==> flow/design.v <==
module fpmultiplier (output logic [31:0] product, output logic ready,
		input logic [31:0] a, input logic clock, nreset);
enum {activation, start, loada, loadb, check, special, regularcalculation,carries, final_output}state;
logic [31:0] multi_a, multi_b;
logic [47:0] manti_48bit;
logic [22:0] manti_23bit; 
logic [9:0] expon; 
logic sign;
logic infinite_a,NaN_a,zero_a,infinite_b,NaN_b,zero_b; 
assign  infinite_a = (multi_a[30:23]==8'b11111111)&&(multi_a[22:0]==0);
assign  NaN_a = (multi_a[30:23]==8'b11111111)&&(multi_a[22:0]!=0);
assign  zero_a = (multi_a[30:23]==0);
assign  infinite_b = (multi_b[30:23]==8'b11111111)&&(multi_b[22:0]==0);
assign  NaN_b = (multi_b[30:23]==8'b11111111)&&(multi_b[22:0]!=0);
assign  zero_b = (multi_b[30:23]==0); 
always_ff @(posedge clock, negedge nreset)
if (~nreset)
  begin 
  product <=0;
  multi_a <= 0;
  multi_b <= 0;
  state <= start;
  ready <= 0;
  end
else
begin 
  case (state)
    activation:
           begin
           ready <=1;
           end
    start: 
           begin
           ready <= 0;
           state <= loada;
           end
    loada: 
           begin 
           multi_a <= a;
           state <= loadb;
           end
    loadb: 
           begin
           multi_b <= a;
           state <= check;        
           end
    check:
           begin
           sign <= multi_a[31]^multi_b[31];
           if(NaN_a||infinite_a||zero_a||NaN_b||infinite_b||zero_b)
           state <= special;
           else
           state <= regularcalculation;
           end
    special:
           begin
            state <= final_output;
            if (NaN_a||NaN_b) 
              begin
              expon <= 10'b0011111111;
              manti_23bit <= 1;
              end
            else if (infinite_a||infinite_b) 
              begin
              if (zero_a|zero_b)  
                begin
                expon <= 10'b0011111111;
                manti_23bit <= 1;  
                end
              else 
                begin
                expon <= 10'b0011111111;
                manti_23bit <= 0;
                end
              end
            else 
              begin 
              expon <= 10'b0000000000;
              manti_23bit <= 0;
              end
           end
    regularcalculation:
           begin
           state <= carries;
           sign <= multi_a[31]^multi_b[31];
           manti_48bit <= {1'b1, {multi_a[22:0]}}*{1'b1, {multi_b[22:0]}};
           expon <= {2'b00,multi_a[30:23]}+{2'b00,multi_b[30:23]}-10'd127; 
           end 
    carries:
           begin 
           state <= final_output;
           if (manti_48bit[47]==1)  
             begin
             expon <= expon + 1'b1; 
             manti_48bit <= manti_48bit>>1|{{25{1'b0}},1'b1,{22{1'b0}}}; 
             end
           else
             begin  
             manti_48bit <= manti_48bit|{{25{1'b0}},1'b1,{22{1'b0}}}; 
             end
           end
    final_output:
           begin 
           ready <= 1;
           state <= start;        
           if (NaN_a||infinite_a||zero_a||NaN_b||infinite_b||zero_b)
             product <= {sign,expon[7:0],manti_23bit};
           else if ($signed(expon) >= 255)
             product <= {sign,8'b11111111,23'd0};
           else if ($signed(expon) <= 0)
             product <= {sign,31'd0};
           else 
             product <= {sign,expon[7:0],manti_48bit[45:23]};
           end 
  endcase
end
endmodule
Lab notebook: fpmultiplier

Reports on fpmultiplier
Module fpmultiplier before and after one edit of its RTL, step after step. Lines under "original" count in the file above, lines under "edited" in the edited file. "difference": "edited" minus "original" as printed here. Cell names lack the library's common part. A cell with -- has no value.

Top module: fpmultiplier. Clock port: clock. Cell library: sky130hd. Corner: tt_025C_1v80.

The edit
Unified diff, file above to edited file. This change comes from a script, not from a designer; no optimisation was intended.

```diff
@@ -3,5 +3,5 @@
 enum {activation, start, loada, loadb, check, special, regularcalculation,carries, final_output}state;
 logic [31:0] multi_a, multi_b;
-logic [47:0] manti_48bit;
+logic [95:0] manti_48bit;
 logic [22:0] manti_23bit; 
 logic [9:0] expon; 
```

Word-level counts
Source: Yosys, flattened and elaborated, memories not mapped. Widths are those after wreduce. Registers that Yosys merges into a memory's read port (data or address) are not register bits. Print and check cells do not count. Equal cells are merged and count once.

Bit counts: register bits (original 211, edited 259, difference +48); output and inout port bits (original 33, edited 33, difference 0).

Operators by class: reduce/logical cells (original 31, edited 31, difference 0); muxes and demuxes (original 14, edited 14, difference 0); add/sub/neg operators (original 3, edited 3, difference 0); bitwise operators (original 3, edited 3, difference 0); multipliers (original 1, edited 1, difference 0); $lt $le $gt $ge (original 2, edited 2, difference 0); equality and inequality tests (original 11, edited 11, difference 0).

Operator list: two-way mux 47 bit (original 1, edited 0, difference -1); case mux 48 bit (select 2 bit) (original 1, edited 0, difference -1); two-way mux 96 bit (original 0, edited 1, difference +1); case mux 96 bit (select 2 bit) (original 0, edited 1, difference +1).

Operator kinds equal on both sides are left out: 35.

Logic depth
Depth = most cells in a row (Yosys ltp): at word level without a register or memory, in the mapped netlist without a sequential cell, where the memories' decode and read muxes count.

Logic depth: word-level depth (original 9, edited 9, difference 0); ABC_AREA (original 0, edited 0); gate-level depth with buffers (original 26, edited 27, difference +1).

After synthesis
The flow's flattened synthesis, as Yosys stat reports it; memories are mapped. The netlist is that of the ABC_AREA named above (0 if unset); the other value can give another one.

Cells by type: o21ai_0 (original 42, edited 83, difference +41); a22o_1 (original 24, edited 1, difference -23); nand3_1 (original 14, edited 33, difference +19); inv_1 (original 610, edited 625, difference +15); nor2_1 (original 56, edited 65, difference +9); clkbuf_1 (original 117, edited 125, difference +8); a21oi_1 (original 55, edited 48, difference -7); a21o_1 (original 20, edited 27, difference +7); xnor2_1 (original 18, edited 25, difference +7); nor3_1 (original 15, edited 8, difference -7); o31ai_1 (original 10, edited 4, difference -6); and2_1 (original 239, edited 244, difference +5); o211ai_1 (original 8, edited 3, difference -5); a211oi_1 (original 5, edited 10, difference +5); xor2_1 (original 11, edited 14, difference +3); o21bai_1 (original 10, edited 13, difference +3); a21boi_0 (original 5, edited 2, difference -3); o21ai_1 (original 5, edited 2, difference -3).

Cell types equal on both sides are left out: 17. Not every row of either side is listed.

Mapped netlist: sequential area (um^2) (original 3739.8, edited 3739.8, difference 0.0); buffers (original 122, edited 131, difference +9); flip-flop cells (original 142, edited 142, difference 0); standard cells after synthesis (original 2587, edited 2653, difference +66); mapped area (um^2) (original 24511.0, edited 24717.5, difference +206.5).

Timing after synthesis
OpenSTA on the mapped netlist: ideal clock, no wires. The path of least setup slack (recovery checks aside). Input and output delay are each 20% of the period. Register names are those of the netlist, which keeps one name where synthesis merged equal registers.

Timing path after synthesis: kind (original register to register, edited register to register); start point (original register multi_a[7], edited register multi_b[4]); end point (original register manti_48bit[45], edited register manti_48bit[45]); arrival time (ns) (original 6.445, edited 6.429, difference -0.016); path delay (ns) (original 6.710, edited 6.692, difference -0.018); clock period (ns) (original 9.0, edited 9.0, difference 0.0); stages (original 24, edited 28, difference +4); slack (ns) (original 2.290, edited 2.308, difference +0.018); data required time (ns) (original 8.735, edited 8.737, difference +0.002); path buffers (original 2, edited 2, difference 0); synthesis period reached (ns) (original 6.71, edited 6.692, difference -0.018).

"path delay" = arrival - input delay + setup time. "stages": output pins that drive a net of the path, with the launching flip-flop's if there is one; two outputs of one cell count as two. "synthesis period reached" = period - worst setup slack (recovery checks aside). The figure is calculated, with input and output delays left at 20% of the set period. Between the ends stands the longest chain of elaborated cells between them, by number of cells; it is not shown to be the way that was timed. Of several equally long chains one is given. A line is the first line of the expression or statement that the cell stems from. Yosys adds cells for indexed reads and writes and turns some case tables into memories. A register here has more assigning lines than the two given.

On the way, after synthesis, original:
Cell sequence: dfrtp_1 -> clkbuf_1 -> clkbuf_1 -> nand2_1 -> fa_1 -> inv_1 -> fa_1 -> inv_1 -> fa_1 -> inv_1 -> fa_1 -> fa_1 -> fa_1 -> inv_1 -> fa_1 -> inv_1 -> ha_1 -> nand4_1 -> nor4_4 -> o211ai_2 -> a21bo_4 -> a21o_1 -> a2111oi_4 -> nor3_1. The figure for length of the longest elaborated chain is 2.

RTL lines, path after synthesis, original: start: declaration (RTL line 4) `logic [31:0] multi_a, multi_b;`; start: assignment (RTL line 20) `multi_a <= 0;`; start: assignment (RTL line 39) `multi_a <= a;`; multiplier 24 x 24 -> 48 bit (RTL line 86) `manti_48bit <= {1'b1, {multi_a[22:0]}}*{1'b1, {multi_b[22:0]}};`; case mux 48 bit (select 2 bit) (RTL line 27) `case (state)`; end: assignment (RTL line 86); end: assignment (RTL line 95) `manti_48bit <= manti_48bit>>1|{{25{1'b0}},1'b1,{22{1'b0}}};`; end: declaration (RTL line 5) `logic [47:0] manti_48bit;`.

On the way, after synthesis, edited:
Cell sequence: dfrtp_1 -> clkbuf_1 -> clkbuf_1 -> nand2_1 -> fa_1 -> inv_1 -> fa_1 -> inv_1 -> fa_1 -> inv_1 -> fa_1 -> inv_1 -> fa_1 -> inv_1 -> fa_1 -> inv_1 -> fa_1 -> inv_1 -> ha_1 -> a21o_1 -> a21oi_1 -> o21ai_0 -> o31ai_1 -> nand3b_4 -> a31oi_4 -> o21ai_2 -> nor4b_1 -> nor3_1. The figure for length of the longest elaborated chain is 2.

RTL lines, path after synthesis, edited: start: declaration (RTL line 4) `logic [31:0] multi_a, multi_b;`; start: assignment (RTL line 21) `multi_b <= 0;`; start: assignment (RTL line 44) `multi_b <= a;`; multiplier 24 x 24 -> 48 bit (RTL line 86) `manti_48bit <= {1'b1, {multi_a[22:0]}}*{1'b1, {multi_b[22:0]}};`; case mux 96 bit (select 2 bit) (RTL line 27) `case (state)`; end: assignment (RTL line 86); end: assignment (RTL line 95) `manti_48bit <= manti_48bit>>1|{{25{1'b0}},1'b1,{22{1'b0}}};`; end: declaration (RTL line 5) `logic [95:0] manti_48bit;`.

Path in the finished layout
From the final timing report of the runs of pair A: the path of least setup slack in the routed layout; clock arrival at registers is part of the times.

Timing path after layout: kind (original register to register, edited register to register); start point (original register multi_b[3], edited register multi_b[11]); end point (original register manti_48bit[36], edited register manti_48bit[36]); data required time (ns) (original 8.50, edited 8.42, difference -0.08); clock period (ns) (original 8.27, edited 8.27, difference 0.00); slack (ns) (original 0.74, edited 0.35, difference -0.39); arrival time (ns) (original 7.77, edited 8.06, difference +0.29); stages (original 22, edited 24, difference +2); path buffers (original 0, edited 0, difference 0).

Between the ends stands the longest chain of elaborated cells between them, by number of cells; it is not shown to be the way that was timed. Of several equally long chains one is given. A register here has more assigning lines than the two given.

On the way, after layout, original:
Cell sequence: dfrtp_1 -> nand2_1 -> fa_1 -> inv_1 -> fa_1 -> inv_1 -> fa_1 -> fa_1 -> inv_1 -> fa_1 -> fa_1 -> inv_1 -> fa_1 -> inv_1 -> ha_1 -> nand2_1 -> or4_1 -> a311oi_2 -> a21oi_1 -> nor2_1 -> a311oi_1 -> o31ai_1. The figure for length of the longest elaborated chain is 2.

RTL lines, path after layout, original: start: declaration (RTL line 4) `logic [31:0] multi_a, multi_b;`; start: assignment (RTL line 21) `multi_b <= 0;`; start: assignment (RTL line 44) `multi_b <= a;`; multiplier 24 x 24 -> 48 bit (RTL line 86) `manti_48bit <= {1'b1, {multi_a[22:0]}}*{1'b1, {multi_b[22:0]}};`; case mux 48 bit (select 2 bit) (RTL line 27) `case (state)`; end: assignment (RTL line 86); end: assignment (RTL line 95) `manti_48bit <= manti_48bit>>1|{{25{1'b0}},1'b1,{22{1'b0}}};`; end: declaration (RTL line 5) `logic [47:0] manti_48bit;`.

On the way, after layout, edited:
Cell sequence: dfrtp_1 -> nand2_1 -> fa_1 -> fa_1 -> inv_1 -> fa_1 -> inv_1 -> fa_1 -> inv_1 -> fa_1 -> fa_1 -> inv_1 -> fa_1 -> inv_1 -> ha_1 -> a21oi_1 -> o21ai_0 -> a22oi_1 -> o211ai_1 -> or2_1 -> a21boi_2 -> o21bai_1 -> a2111oi_0 -> a211oi_1. The figure for length of the longest elaborated chain is 2.

RTL lines, path after layout, edited: start: declaration (RTL line 4) `logic [31:0] multi_a, multi_b;`; start: assignment (RTL line 21) `multi_b <= 0;`; start: assignment (RTL line 44) `multi_b <= a;`; multiplier 24 x 24 -> 48 bit (RTL line 86) `manti_48bit <= {1'b1, {multi_a[22:0]}}*{1'b1, {multi_b[22:0]}};`; case mux 96 bit (select 2 bit) (RTL line 27) `case (state)`; end: assignment (RTL line 86); end: assignment (RTL line 95) `manti_48bit <= manti_48bit>>1|{{25{1'b0}},1'b1,{22{1'b0}}};`; end: declaration (RTL line 5) `logic [95:0] manti_48bit;`.

Measured runs
Runs of the flow (Yosys, OpenROAD) on both versions; the two runs of a pair have the same settings. The constraints put input and output delay at 20% of the set period each and load the outputs with 0.01 pF.

Settings, pair A:
The figure for CORE_UTILIZATION is 40. For PLACE_DENSITY the number is 0.6. The figure for period_ns is 8.27. CAP_MARGIN: 20. CORE_MARGIN: 2. The figure for SLEW_MARGIN is 20.

Measured results, pair A: area inside the die boundary (um^2) (original 63272.4, edited 63799.2, difference +526.8); setup slack of the worst path (ns) (original 0.736, edited 0.355, difference -0.381); netlist area reported by Yosys (um^2) (original 24511.0, edited 24717.5, difference +206.5); final utilization (%) (original 44.2, edited 44.0, difference -0.2); final worst hold slack (ns) (original 0.396, edited 0.403, difference +0.007).

Settings, pair B:
The figure for ABC_AREA is 0. The figure for CELL_PAD_IN_SITES_DETAIL_PLACEMENT is 0. Under CELL_PAD_IN_SITES_GLOBAL_PLACEMENT stands 1. The figure for CORE_UTILIZATION is 15. GPL_ROUTABILITY_DRIVEN: 1. For GPL_TIMING_DRIVEN the number is 0. The entry for PLACE_DENSITY_LB_ADDON reads 0.15. The figure for period_ns is 9.96. CAP_MARGIN: 20. CORE_MARGIN: 2. The figure for SLEW_MARGIN is 20.

Measured results, pair B: area inside the die boundary (um^2) (original 166656.0, edited 168047.0, difference +1391.0); setup slack of the worst path (ns) (original 0.337, edited 0.708, difference +0.371); netlist area reported by Yosys (um^2) (original 24511.0, edited 24717.5, difference +206.5); final utilization (%) (original 17.6, edited 17.7, difference +0.1); final worst hold slack (ns) (original 0.375, edited 0.375, difference 0.000).
